==> flow/design.v <==
`timescale 100fs/100fs
module serial
    (  
      input  clk  
    , input  reset  
    , input  enable  
    , input  can_send
    , input [7:0] data_in
    , input  in_stb
    , output wire [7:0] data_out
    , output wire  out_stb
    );
  wire [8:0] c_ds_app_arg;
  wire  c_ds_app_arg_0;
  reg [5:0] maybeToBoola_c_ds_app_arg;
  wire [7:0] c_ds_app_arg_1;
  wire [6:0] result_0;
  wire [7:0] a;
  wire [12:0] result_1;
  reg [6:0] result_2;
  wire [6:0] c_case_alt;
  reg [6:0] c_case_alt_0;
  wire [1:0] dir;
  wire [6:0] c_case_alt_1;
  wire [6:0] c_case_alt_2;
  wire [6:0] c_case_alt_3;
  wire [3:0] a1;
  reg [4:0] inp_n;
  wire signed [63:0] c_inp_n_app_arg;
  reg [5:0] c_app_arg;
  wire [5:0] c_case_alt_4;
  reg [5:0] c_case_alt_5;
  reg [5:0] c_case_alt_6;
  wire [0:0] ctr;
  wire [1:0] ctr_0;
  wire [2:0] ctr_1;
  reg [5:0] result_3;
  reg [5:0] c_case_alt_7;
  reg [5:0] c_case_alt_8;
  reg [5:0] c_case_alt_9;
  wire [20:0] c_case_scrut;
  wire signed [63:0] wild;
  wire signed [63:0] c_wild_app_arg;
  wire  c_ds_app_arg_2;
  reg [31:0] maybeToBoola_c_ds_app_arg_0;
  wire [5:0] c_ds_app_arg_3;
  wire [32:0] result_4;
  wire [5:0] a_0;
  wire signed [63:0] c_r_app_arg;
  wire [15:0] result_5;
  wire signed [63:0] c_ds1_app_arg;
  wire [16:0] r;
  wire [15:0] result_6;
  wire signed [63:0] c_r_app_arg_0;
  wire [15:0] result_7;
  reg [32:0] c_app_arg_0;
  wire [64:0] result_8;
  wire [15:0] x;
  wire [15:0] y;
  wire [3:0] n;
  wire [3:0] n_0;
  wire [3:0] n_1;
  reg [31:0] ds1;
  wire [16:0] r_0;
  wire [16:0] r_1;
  reg [36:0] maybeToBoola_c_ds_app_arg_1;
  wire [8:0] result_9;
  wire [45:0] c_case_alt_10;
  wire [8:0] c_app_arg_1;
  wire [8:0] c_case_alt_11;
  wire [7:0] result_10;
  wire signed [63:0] c_app_arg_2;
  wire signed [63:0] c_app_arg_3;
  wire [31:0] a_1;
  wire [3:0] c_app_arg_4;
  wire [4:0] z;
  wire [3:0] result_11;
  wire [3:0] digitIdx;
  wire [32:0] c_app_arg_5;
  wire [31:0] n_2;
  wire [32:0] number;
  reg [265:0] maybeToBoola_c_ds_app_arg_2;
  wire [8:0] result_12;
  wire signed [63:0] c_wild3_app_arg;
  wire [255:0] result_13;
  wire [255:0] c_app_arg_6;
  wire [4:0] c_app_arg_7;
  wire [4:0] c_app_arg_8;
  wire signed [63:0] c_wild3_app_arg_0;
  wire [7:0] result_14;
  wire [8:0] c_app_arg_9;
  wire [274:0] result_15;
  wire  canSend;
  wire [7:0] a_2;
  wire signed [63:0] wild3;
  wire signed [63:0] wild3_0;
  wire  doSend;
  wire [4:0] readPointer1;
  wire [4:0] writePointer1;
  wire [255:0] memory1;
  wire [7:0] a1_0;
  wire [9:0] eta;
  wire [7:0] c_bv;
  wire signed [63:0] result_selection_res;
  wire [0:0] c_case_alt_selection_9;
  wire [16:0] c_bv_0;
  wire [16:0] c_bv_1;
  wire [16:0] c_bv_2;
  wire [31:0] c_i_29;
  wire [31:0] c_i_31;
  wire [8:0] result;
  assign eta = {can_send,   data_in,   in_stb};
  assign c_ds_app_arg = eta[0:0] ? {1'b1,eta[8:1]} : {1'b0,8'bxxxxxxxx};
  assign c_ds_app_arg_0 = c_ds_app_arg[8:8] ? 1'b1 : 1'b0;
  always @(posedge clk or  posedge  reset) begin : maybeToBoola_c_ds_app_arg_register
    if ( reset) begin
      maybeToBoola_c_ds_app_arg <= {3'b000,1'd1,2'bxx};
    end else if (c_ds_app_arg_0) begin
      maybeToBoola_c_ds_app_arg <= result_1[12:7];
    end
  end
  assign c_ds_app_arg_1 = c_ds_app_arg[8:8] ? a : 8'b00000111;
  assign result_0 = result_1[6:0];
  assign a = c_ds_app_arg[7:0];
  assign result_1 = {c_app_arg,   result_2};
  always @(*) begin
    case(maybeToBoola_c_ds_app_arg[5:3])
      3'b100 : result_2 = c_case_alt_0;
      3'b101 : result_2 = c_case_alt;
      default : result_2 = {1'b0,6'bxxxxxx};
    endcase
  end
  assign c_case_alt = inp_n[4:4] ? {1'b1,{2'b11,4'bxxxx}} : {1'b0,6'bxxxxxx};
  always @(*) begin
    case(dir)
      2'b00 : c_case_alt_0 = c_case_alt_3;
      2'b01 : c_case_alt_0 = c_case_alt_2;
      default : c_case_alt_0 = c_case_alt_1;
    endcase
  end
  assign dir = maybeToBoola_c_ds_app_arg[2:1];
  assign c_case_alt_1 = inp_n[4:4] ? {1'b1,{2'b10,a1}} : {1'b0,6'bxxxxxx};
  assign c_case_alt_2 = inp_n[4:4] ? {1'b1,{2'b01,a1}} : {1'b0,6'bxxxxxx};
  assign c_case_alt_3 = inp_n[4:4] ? {1'b1,{2'b00,a1}} : {1'b0,6'bxxxxxx};
  assign a1 = inp_n[3:0];
  always @(*) begin
    case(c_ds_app_arg_1)
      8'b00000111 : inp_n = {1'b0,4'bxxxx};
      default : inp_n = {1'b1,$unsigned(c_inp_n_app_arg[0+:4])};
    endcase
  end
  assign c_bv = (c_ds_app_arg_1 & 8'b00001111);
  assign c_inp_n_app_arg = $unsigned({{(64-8) {1'b0}},c_bv});
  always @(*) begin
    case(maybeToBoola_c_ds_app_arg[5:3])
      3'b000 : c_app_arg = result_3;
      3'b001 : c_app_arg = c_case_alt_6;
      3'b010 : c_app_arg = c_case_alt_5;
      3'b011 : c_app_arg = c_case_alt_4;
      3'b100 : c_app_arg = {3'b000,1'd0,2'bxx};
      3'b101 : c_app_arg = {3'b110,3'bxxx};
      default : c_app_arg = {3'b110,3'bxxx};
    endcase
  end
  assign c_case_alt_4 = ctr ? {3'b011,ctr - 1'd1,2'bxx} : {3'b100,2'd1,1'bx};
  always @(*) begin
    case(ctr_0)
      2'd0 : c_case_alt_5 = {3'b100,2'd2,1'bx};
      default : c_case_alt_5 = {3'b010,ctr_0 - 2'd1,1'bx};
    endcase
  end
  always @(*) begin
    case(ctr_1)
      3'd0 : c_case_alt_6 = {3'b100,2'd0,1'bx};
      default : c_case_alt_6 = {3'b001,ctr_1 - 3'd1};
    endcase
  end
  assign ctr = maybeToBoola_c_ds_app_arg[2:2];
  assign ctr_0 = maybeToBoola_c_ds_app_arg[2:1];
  assign ctr_1 = maybeToBoola_c_ds_app_arg[2:0];
  assign result_selection_res = (($unsigned(wild)) <= 64'd1114111) ? 64'sd1 : 64'sd0;
  always @(*) begin
    case(result_selection_res)
      64'sd1 : result_3 = c_case_alt_7;
      default : result_3 = {6 {1'bx}};
    endcase
  end
  assign c_case_alt_selection_9 = maybeToBoola_c_ds_app_arg[2:2];
  always @(*) begin
    case(c_case_alt_selection_9)
      1'd0 : c_case_alt_7 = c_case_alt_9;
      1'd1 : c_case_alt_7 = c_case_alt_8;
      default : c_case_alt_7 = {6 {1'bx}};
    endcase
  end
  always @(*) begin
    case(c_case_scrut)
      21'd10 : c_case_alt_8 = {3'b101,3'bxxx};
      21'd100 : c_case_alt_8 = {3'b010,2'd3,1'bx};
      21'd102 : c_case_alt_8 = {3'b001,3'd6};
      21'd117 : c_case_alt_8 = {3'b011,1'd1,2'bxx};
      default : c_case_alt_8 = {6 {1'bx}};
    endcase
  end
  always @(*) begin
    case(c_case_scrut)
      21'd10 : c_case_alt_9 = {3'b000,1'd1,2'bxx};
      default : c_case_alt_9 = {6 {1'bx}};
    endcase
  end
  assign c_case_scrut = $unsigned(wild[0+:21]);
  assign wild = $signed(c_wild_app_arg);
  assign c_wild_app_arg = $unsigned({{(64-8) {1'b0}},c_ds_app_arg_1});
  assign c_ds_app_arg_2 = result_0[6:6] ? 1'b1 : 1'b0;
  always @(posedge clk or  posedge  reset) begin : maybeToBoola_c_ds_app_arg_0_register
    if ( reset) begin
      maybeToBoola_c_ds_app_arg_0 <= {16'd0,   16'd0};
    end else if (c_ds_app_arg_2) begin
      maybeToBoola_c_ds_app_arg_0 <= result_8[64:33];
    end
  end
  assign c_ds_app_arg_3 = result_0[6:6] ? a_0 : {2'b00,4'd0};
  assign result_4 = result_8[32:0];
  assign a_0 = result_0[5:0];
  assign c_r_app_arg = $unsigned({{(64-4) {1'b0}},n});
  assign c_bv_0 = (r_0);
  assign result_5 = (( c_bv_0[17-1] ) == 1'b0) ? (r_0[0+:16]) : 16'd65535;
  assign c_ds1_app_arg = $unsigned({{(64-4) {1'b0}},n_1});
  assign r =  y - ($unsigned(c_ds1_app_arg[0+:16]));
  assign c_bv_1 = (r);
  assign result_6 = (( c_bv_1[17-1] ) == 1'b0) ? (r[0+:16]) : (16'd0);
  assign c_r_app_arg_0 = $unsigned({{(64-4) {1'b0}},n_0});
  assign c_bv_2 = (r_1);
  assign result_7 = (( c_bv_2[17-1] ) == 1'b0) ? (r_1[0+:16]) : 16'd65535;
  always @(*) begin
    case(c_ds_app_arg_3[5:4])
      2'b11 : c_app_arg_0 = {1'b1,({{(32-16) {1'b0}},x}) * ({{(32-16) {1'b0}},y})};
      default : c_app_arg_0 = {1'b0,32'bxxxxxxxxxxxxxxxxxxxxxxxxxxxxxxxx};
    endcase
  end
  assign result_8 = {{ds1[31:16],   ds1[15:0]},
                     c_app_arg_0};
  assign x = maybeToBoola_c_ds_app_arg_0[31:16];
  assign y = maybeToBoola_c_ds_app_arg_0[15:0];
  assign n = c_ds_app_arg_3[3:0];
  assign n_0 = c_ds_app_arg_3[3:0];
  assign n_1 = c_ds_app_arg_3[3:0];
  always @(*) begin
    case(c_ds_app_arg_3[5:4])
      2'b00 : ds1 = {result_5,   y};
      2'b01 : ds1 = {x,   result_6};
      2'b10 : ds1 = {x,   result_7};
      default : ds1 = maybeToBoola_c_ds_app_arg_0;
    endcase
  end
  assign r_0 = x + ($unsigned(c_r_app_arg[0+:16]));
  assign r_1 = y + ($unsigned(c_r_app_arg_0[0+:16]));
  always @(posedge clk or  posedge  reset) begin : maybeToBoola_c_ds_app_arg_1_register
    if ( reset) begin
      maybeToBoola_c_ds_app_arg_1 <= {{1'b0,32'bxxxxxxxxxxxxxxxxxxxxxxxxxxxxxxxx},   4'd0};
    end else if (enable) begin
      maybeToBoola_c_ds_app_arg_1 <= c_case_alt_10[45:9];
    end
  end
  assign result_9 = c_case_alt_10[8:0];
  assign c_case_alt_10 = {{c_app_arg_5,
                           c_app_arg_4},   c_app_arg_1};
  assign c_app_arg_1 = (digitIdx < 4'd8) ? c_case_alt_11 : {1'b0,8'bxxxxxxxx};
  assign c_case_alt_11 = number[32:32] ? {1'b1,result_10} : {1'b0,8'bxxxxxxxx};
  assign result_10 = (a_1 <= 32'd9) ? ($unsigned(c_app_arg_2[0+:8])) : ($unsigned(c_app_arg_3[0+:8]));
  assign c_i_29 = (32'd48 | a_1);
  assign c_app_arg_2 = $unsigned({{(64-32) {1'b0}},c_i_29});
  assign c_i_31 = (a_1 + 32'd87);
  assign c_app_arg_3 = $unsigned({{(64-32) {1'b0}},c_i_31});
  assign a_1 = n_2 >> (64'sd28);
  assign c_app_arg_4 = number[32:32] ? result_11 : 4'd0;
  assign z = digitIdx + 4'd1;
  assign result_11 = (z > 5'd8) ? 4'd8 : (z[0+:4]);
  assign digitIdx = maybeToBoola_c_ds_app_arg_1[3:0];
  assign c_app_arg_5 = number[32:32] ? {1'b1,n_2 << (64'sd4)} : result_4;
  assign n_2 = number[31:0];
  assign number = maybeToBoola_c_ds_app_arg_1[36:4];
  always @(posedge clk or  posedge  reset) begin : maybeToBoola_c_ds_app_arg_2_register
    if ( reset) begin
      maybeToBoola_c_ds_app_arg_2 <= {{8'b00000001,   8'b00000001,   8'b00000001,   8'b00000001,   8'b00000001,
    8'b00000001,   8'b00000001,   8'b00000001,   8'b00000001,   8'b00000001,
    8'b00000001,   8'b00000001,   8'b00000001,   8'b00000001,   8'b00000001,
    8'b00000001,   8'b00000001,   8'b00000001,   8'b00000001,   8'b00000001,
    8'b00000001,   8'b00000001,   8'b00000001,   8'b00000001,   8'b00000001,
    8'b00000001,   8'b00000001,   8'b00000001,   8'b00000001,   8'b00000001,
    8'b00000001,   8'b00000001},   5'd0,   5'd0};
    end else if (enable) begin
      maybeToBoola_c_ds_app_arg_2 <= result_15[274:9];
    end
  end
  assign result_12 = result_15[8:0];
  assign c_wild3_app_arg = $unsigned({{(64-5) {1'b0}},writePointer1});
  genvar i;
  generate
  for (i=0;i<32;i=i+1) begin : vector_replace
    assign result_13[(31-i)*8+:8] = (wild3) == i ? a_2 : memory1[(31-i)*8+:8];
  end
  endgenerate
  assign c_app_arg_6 = result_9[8:8] ? result_13 : memory1;
  assign c_app_arg_7 = result_9[8:8] ? (writePointer1 + 5'd1) : writePointer1;
  assign c_app_arg_8 = doSend ? (readPointer1 + 5'd1) : readPointer1;
  assign c_wild3_app_arg_0 = $unsigned({{(64-5) {1'b0}},readPointer1});
  wire [7:0] vecArray [0:32-1];
  genvar i_0;
  generate
  for (i_0=0; i_0 < 32; i_0=i_0+1) begin : mk_array
    assign vecArray[(32-1)-i_0] = memory1[i_0*8+:8];
  end
  endgenerate
  assign result_14 = vecArray[(wild3_0)];
  assign c_app_arg_9 = doSend ? {1'b1,result_14} : {1'b0,8'bxxxxxxxx};
  assign result_15 = {{c_app_arg_6,
                       c_app_arg_7,   c_app_arg_8},   c_app_arg_9};
  assign canSend = eta[9:9];
  assign a_2 = result_9[7:0];
  assign wild3 = $signed(c_wild3_app_arg);
  assign wild3_0 = $signed(c_wild3_app_arg_0);
  assign doSend = canSend ? (writePointer1 > readPointer1) : 1'b0;
  assign readPointer1 = maybeToBoola_c_ds_app_arg_2[4:0];
  assign writePointer1 = maybeToBoola_c_ds_app_arg_2[9:5];
  assign memory1 = maybeToBoola_c_ds_app_arg_2[265:10];
  assign result = result_12[8:8] ? {a1_0,
                                    1'b1} : {{8 {1'bx}},   1'b0};
  assign a1_0 = result_12[7:0];
  assign data_out = result[8:1];
  assign out_stb = result[0:0];
endmodule
# Tool chain data of serial
# Each step is given for the RTL above and for the edited RTL.
# "orig" refers to lines of the RTL above, "edited" to lines of the edited file.
# "change" is "edited" less "orig", of the values as shown.
# Library cell names are shortened.
# The mark n/a stands for no value.
# setup
top,serial
clock,clk
lib,sky130hd
pvt_corner,tt_025C_1v80

# The edit
# The edit as a unified diff against the file above.
# A script made this edit. It changes what the design does and was not meant as an optimisation.
# begin of diff
@@ -299,5 +299,5 @@
   generate
   for (i=0;i<32;i=i+1) begin : vector_replace
-    assign result_13[(31-i)*8+:8] = (wild3) == i ? a_2 : memory1[(31-i)*8+:8];
+    assign result_13[(31-i)*8+:8] = (wild3) >= i ? a_2 : memory1[(31-i)*8+:8];
   end
   endgenerate
# end of diff

# After elaboration
# Counts by Yosys on the flattened word-level netlist (proc, flatten, opt, wreduce). Print and check cells are left out. Cells with the same type and inputs are merged into one.
# classes
element,orig,edited,change
add_sub_neg,10,10,0
mul,1,1,0
cmp,5,37,32
equal,77,46,-31
muxes,71,71,0
logic,4,4,0
reduce_and_logical,43,42,-1
# ops
operator,orig,edited,change
5-bit equality test (second input constant),32,16,-16
5-bit greater-or-equal comparator (second input constant),0,16,16
5-bit by 4-bit equality test with 1-bit output (second input constant),16,8,-8
5-bit by 4-bit greater-or-equal comparator with 1-bit output (second input constant),0,8,8
5-bit by 3-bit equality test with 1-bit output (second input constant),8,4,-4
5-bit by 3-bit greater-or-equal comparator with 1-bit output (second input constant),0,4,4
5-bit by 2-bit equality test with 1-bit output (second input constant),4,2,-2
5-bit by 1-bit greater-or-equal comparator with 1-bit output (second input constant),0,2,2
5-bit by 2-bit greater-or-equal comparator with 1-bit output (second input constant),0,2,2
5-bit by 1-bit equality test with 1-bit output (second input constant),2,1,-1
64-bit zero test,1,0,-1
8-bit two-way mux,34,34,0
3-bit AND reduction,33,33,0
6-bit two-way mux,6,6,0
9-bit two-way mux,5,5,0
1-bit two-way mux,4,4,0
7-bit two-way mux,4,4,0
1-bit inverter,4,4,0
8-bit by 7-bit equality test with 1-bit output (second input constant),3,3,0
16-bit two-way mux,3,3,0
5-bit two-way mux,3,3,0
16-bit by 4-bit adder with 17-bit output,2,2,0
5-bit by 1-bit adder with 5-bit output (second input constant),2,2,0
2-bit by 1-bit equality test with 1-bit output (second input constant),2,2,0
2-bit equality test (second input constant),2,2,0
3-bit by 2-bit equality test with 1-bit output (second input constant),2,2,0
3-bit equality test (second input constant),2,2,0
2-bit zero test,2,2,0
# The list need not be complete.
# word_totals
element,orig,edited,change
register_bits,341,341,0
in_bits,13,13,0
out_inout_bits,9,9,0
wordCells,249,249,0

# Logic depth
# Depth = most cells in a row (Yosys ltp): at word level without a register or memory, in the mapped netlist without a sequential cell, where the memories' decode and read muxes count.
# depth
element,orig,edited,change
depth_word,11,11,0
abc_area,0,0,n/a
mapped_depth,25,25,0
ltp_nobuf,22,22,0

# After synthesis
# The flow's flattened synthesis, as Yosys stat reports it; memories are mapped. The netlist is that of the ABC_AREA named above (0 if unset); the other value can give another one.
# mapped
element,orig,edited,change
cell_count,2692,2721,29
synth_area_um2,24154.4,24518.5,364.1
sequential_area_um2,7773.7,7773.7,0.0
flip_flops,309,309,0
buf_cells,187,178,-9
# by_type
type,orig,edited,change
nand2_1,469,417,-52
o21ai_0,292,253,-39
nor2_1,99,135,36
mux2_2,43,66,23
a21oi_1,88,107,19
a21o_1,10,28,18
a22o_1,29,14,-15
and3_1,23,34,11
mux2i_1,17,27,10
buf_2,14,4,-10
nor4_1,3,13,10
nand2b_1,7,16,9
inv_1,269,277,8
a22oi_1,32,25,-7
buf_1,5,12,7
clkbuf_1,164,158,-6
o2111ai_1,6,0,-6
o2bb2ai_1,2,8,6
# The list need not be complete.

# Timing after synthesis
# Path of least setup slack by OpenSTA after synthesis, without wires, with an ideal clock, recovery checks aside; 20% of the period is set as input and as output delay. Where synthesis merged equal registers, the netlist keeps one of their names.
# synth_path
element,orig,edited,change
path_kind,reg-to-reg,reg-to-reg,n/a
start,reg maybeToBoola_c_ds_app_arg_0[7],reg maybeToBoola_c_ds_app_arg_0[10],n/a
end,reg maybeToBoola_c_ds_app_arg_1[26],reg maybeToBoola_c_ds_app_arg_1[35],n/a
period_ns,10.0,10.0,0.0
setup_ns,0.066,0.126,0.060
t_first_pin_ns,0.000,0.000,0.000
arrival_ns,6.118,6.365,0.247
required_ns,9.934,9.874,-0.060
path_slack_ns,3.816,3.509,-0.307
path_delay_ns,6.184,6.491,0.307
path_stages,23,24,1
path_buffers,3,4,1
period_less_setup_slack_ns,6.184,6.491,0.307
# "path_delay_ns" = arrival - input delay + setup time.
# "path_stages": output pins that drive a net of the path, with the launching flip-flop's if there is one; two outputs of one cell count as two.
# "period_less_setup_slack_ns" = period - worst setup slack (recovery checks aside). The figure is calculated, with input and output delays left at 20% of the set period.
# Between the ends stands the longest chain of elaborated cells between them, by number of cells; it is not shown to be the way that was timed. Of several equally long chains one is given.
# Each line given opens the expression or statement behind the cell; cells for indexed reads and writes are added by Yosys, which also makes memories of some case tables.
# synth_between_orig
cell_sequence,dfrtp_1 > clkbuf_1 > clkbuf_1 > nand2_1 > fa_1 > inv_1 > fa_1 > inv_1 > fa_1 > inv_1 > fa_1 > fa_1 > inv_1 > fa_1 > inv_1 > ha_1 > clkbuf_1 > nand2_1 > or3_1 > o221ai_1 > a211oi_1 > a2111oi_0 > a221o_1
elab_chain_len,3
cells_between,3
cone_lines,3
cone_classes,mul: 1; mux: 2
# synth_lines_orig
element,line,text
start: declaration,45,reg [31:0] maybeToBoola_c_ds_app_arg_0;
start: assignment,217,"maybeToBoola_c_ds_app_arg_0 <= {16'd0,   16'd0};"
start: assignment,219,maybeToBoola_c_ds_app_arg_0 <= result_8[64:33];
16-bit by 16-bit multiplier with 32-bit output,237,"2'b11 : c_app_arg_0 = {1'b1,({{(32-16) {1'b0}},x}) * ({{(32-16) {1'b0}},y})};"
33-bit two-way mux,236,case(c_ds_app_arg_3[5:4])
33-bit two-way mux,280,"assign c_app_arg_5 = number[32:32] ? {1'b1,n_2 << (64'sd4)} : result_4;"
end: assignment,260,"maybeToBoola_c_ds_app_arg_1 <= {{1'b0,32'bxxxxxxxxxxxxxxxxxxxxxxxxxxxxxxxx},   4'd0};"
end: assignment,262,maybeToBoola_c_ds_app_arg_1 <= c_case_alt_10[45:9];
end: declaration,66,reg [36:0] maybeToBoola_c_ds_app_arg_1;
# synth_between_edited
cell_sequence,dfrtp_1 > clkbuf_1 > clkbuf_1 > clkbuf_1 > nand2_1 > fa_1 > inv_1 > fa_1 > fa_1 > fa_1 > fa_1 > inv_1 > fa_1 > inv_1 > ha_1 > clkbuf_1 > a21o_1 > a31oi_1 > o21ai_0 > a21o_1 > a2111oi_0 > o2bb2ai_1 > xnor2_1 > a221o_1
elab_chain_len,3
cells_between,3
cone_lines,3
cone_classes,mul: 1; mux: 2
# synth_lines_edited
element,line,text
start: declaration,45,reg [31:0] maybeToBoola_c_ds_app_arg_0;
start: assignment,217,"maybeToBoola_c_ds_app_arg_0 <= {16'd0,   16'd0};"
start: assignment,219,maybeToBoola_c_ds_app_arg_0 <= result_8[64:33];
16-bit by 16-bit multiplier with 32-bit output,237,"2'b11 : c_app_arg_0 = {1'b1,({{(32-16) {1'b0}},x}) * ({{(32-16) {1'b0}},y})};"
33-bit two-way mux,236,case(c_ds_app_arg_3[5:4])
33-bit two-way mux,280,"assign c_app_arg_5 = number[32:32] ? {1'b1,n_2 << (64'sd4)} : result_4;"
end: assignment,260,"maybeToBoola_c_ds_app_arg_1 <= {{1'b0,32'bxxxxxxxxxxxxxxxxxxxxxxxxxxxxxxxx},   4'd0};"
end: assignment,262,maybeToBoola_c_ds_app_arg_1 <= c_case_alt_10[45:9];
end: declaration,66,reg [36:0] maybeToBoola_c_ds_app_arg_1;

# Path in the finished layout
# Path of least setup slack in the final report of each run of pair 1 (OpenROAD, finished layout, wires in). Where an end is a register, its clock arrival counts in the times.
# layout_path
element,orig,edited,change
path_kind,reg-to-reg,reg-to-reg,n/a
start,reg maybeToBoola_c_ds_app_arg_0[9],reg maybeToBoola_c_ds_app_arg_0[9],n/a
end,reg maybeToBoola_c_ds_app_arg_1[31],reg maybeToBoola_c_ds_app_arg_1[35],n/a
period_ns,10.0,10.0,0.0
setup_ns,0.14,0.12,-0.02
t_first_pin_ns,0.56,0.58,0.02
arrival_ns,7.09,7.21,0.12
required_ns,10.43,10.44,0.01
path_slack_ns,3.34,3.24,-0.10
path_stages,21,20,-1
path_buffers,0,0,0
# Between the ends stands the longest chain of elaborated cells between them, by number of cells; it is not shown to be the way that was timed. Of several equally long chains one is given.
# layout_between_orig
cell_sequence,dfrtp_1 > nand2_1 > fa_1 > inv_1 > fa_1 > inv_1 > fa_1 > inv_1 > fa_1 > fa_1 > inv_1 > fa_1 > inv_1 > ha_1 > a21oi_1 > nand2_1 > a211oi_1 > o211ai_1 > a41oi_1 > xor2_1 > o21ai_0
elab_chain_len,3
cells_between,3
cone_lines,3
cone_classes,mul: 1; mux: 2
# layout_lines_orig
element,line,text
start: declaration,45,reg [31:0] maybeToBoola_c_ds_app_arg_0;
start: assignment,217,"maybeToBoola_c_ds_app_arg_0 <= {16'd0,   16'd0};"
start: assignment,219,maybeToBoola_c_ds_app_arg_0 <= result_8[64:33];
16-bit by 16-bit multiplier with 32-bit output,237,"2'b11 : c_app_arg_0 = {1'b1,({{(32-16) {1'b0}},x}) * ({{(32-16) {1'b0}},y})};"
33-bit two-way mux,236,case(c_ds_app_arg_3[5:4])
33-bit two-way mux,280,"assign c_app_arg_5 = number[32:32] ? {1'b1,n_2 << (64'sd4)} : result_4;"
end: assignment,260,"maybeToBoola_c_ds_app_arg_1 <= {{1'b0,32'bxxxxxxxxxxxxxxxxxxxxxxxxxxxxxxxx},   4'd0};"
end: assignment,262,maybeToBoola_c_ds_app_arg_1 <= c_case_alt_10[45:9];
end: declaration,66,reg [36:0] maybeToBoola_c_ds_app_arg_1;
# layout_between_edited
cell_sequence,dfrtp_1 > nand2_1 > fa_1 > inv_1 > fa_1 > fa_1 > fa_1 > fa_1 > inv_1 > fa_1 > inv_1 > ha_1 > a21o_1 > a31oi_1 > o21ai_0 > a21o_1 > a2111oi_0 > o2bb2ai_1 > xnor2_1 > a221o_1
elab_chain_len,3
cells_between,3
cone_lines,3
cone_classes,mul: 1; mux: 2
# layout_lines_edited
element,line,text
start: declaration,45,reg [31:0] maybeToBoola_c_ds_app_arg_0;
start: assignment,217,"maybeToBoola_c_ds_app_arg_0 <= {16'd0,   16'd0};"
start: assignment,219,maybeToBoola_c_ds_app_arg_0 <= result_8[64:33];
16-bit by 16-bit multiplier with 32-bit output,237,"2'b11 : c_app_arg_0 = {1'b1,({{(32-16) {1'b0}},x}) * ({{(32-16) {1'b0}},y})};"
33-bit two-way mux,236,case(c_ds_app_arg_3[5:4])
33-bit two-way mux,280,"assign c_app_arg_5 = number[32:32] ? {1'b1,n_2 << (64'sd4)} : result_4;"
end: assignment,260,"maybeToBoola_c_ds_app_arg_1 <= {{1'b0,32'bxxxxxxxxxxxxxxxxxxxxxxxxxxxxxxxx},   4'd0};"
end: assignment,262,maybeToBoola_c_ds_app_arg_1 <= c_case_alt_10[45:9];
end: declaration,66,reg [36:0] maybeToBoola_c_ds_app_arg_1;

# Layout results
# Runs of the flow (Yosys, OpenROAD) on both versions; the two runs of a pair have the same settings. The constraints put input and output delay at 20% of the set period each and load the outputs with 0.01 pF.
# settings_pair_1
CORE_UTILIZATION,40
period_ns,10.0
CAP_MARGIN,20
CORE_MARGIN,2
SLEW_MARGIN,20
# results_pair_1
element,orig,edited,change
synthArea_um2,24154.4,24518.5,364.1
design.die.area_um2,62367.6,63292.5,924.9
fin_util_frac,0.434,0.439,0.005
worstSetupSlack_ns,3.335,3.236,-0.099
total_negative_slack_ns,0.000,0.000,0.000
final_hold_ws_ns,0.473,0.475,0.002
achievedPeriod_ns,6.665,6.764,0.099
# settings_pair_2
CELL_PAD_IN_SITES_GLOBAL_PLACEMENT,3
CORE_ASPECT_RATIO,1.41
CORE_UTILIZATION,48
GPL_ROUTABILITY_DRIVEN,1
GPL_TIMING_DRIVEN,0
MAX_ROUTING_LAYER,met4
PLACE_DENSITY,0.43
TNS_END_PERCENT,85
period_ns,11.2
CAP_MARGIN,20
CORE_MARGIN,2
SLEW_MARGIN,20
# results_pair_2
element,orig,edited,change
synthArea_um2,24154.4,24518.5,364.1
design.die.area_um2,52158.4,52931.0,772.6
fin_util_frac,0.531,0.534,0.003
worstSetupSlack_ns,3.144,3.371,0.227
total_negative_slack_ns,0.000,0.000,0.000
final_hold_ws_ns,0.477,0.481,0.004
achievedPeriod_ns,8.056,7.829,-0.227
# "achievedPeriod_ns" means the clock period less the worst setup slack. The figure is calculated, with input and output delays left at 20% of the set period.
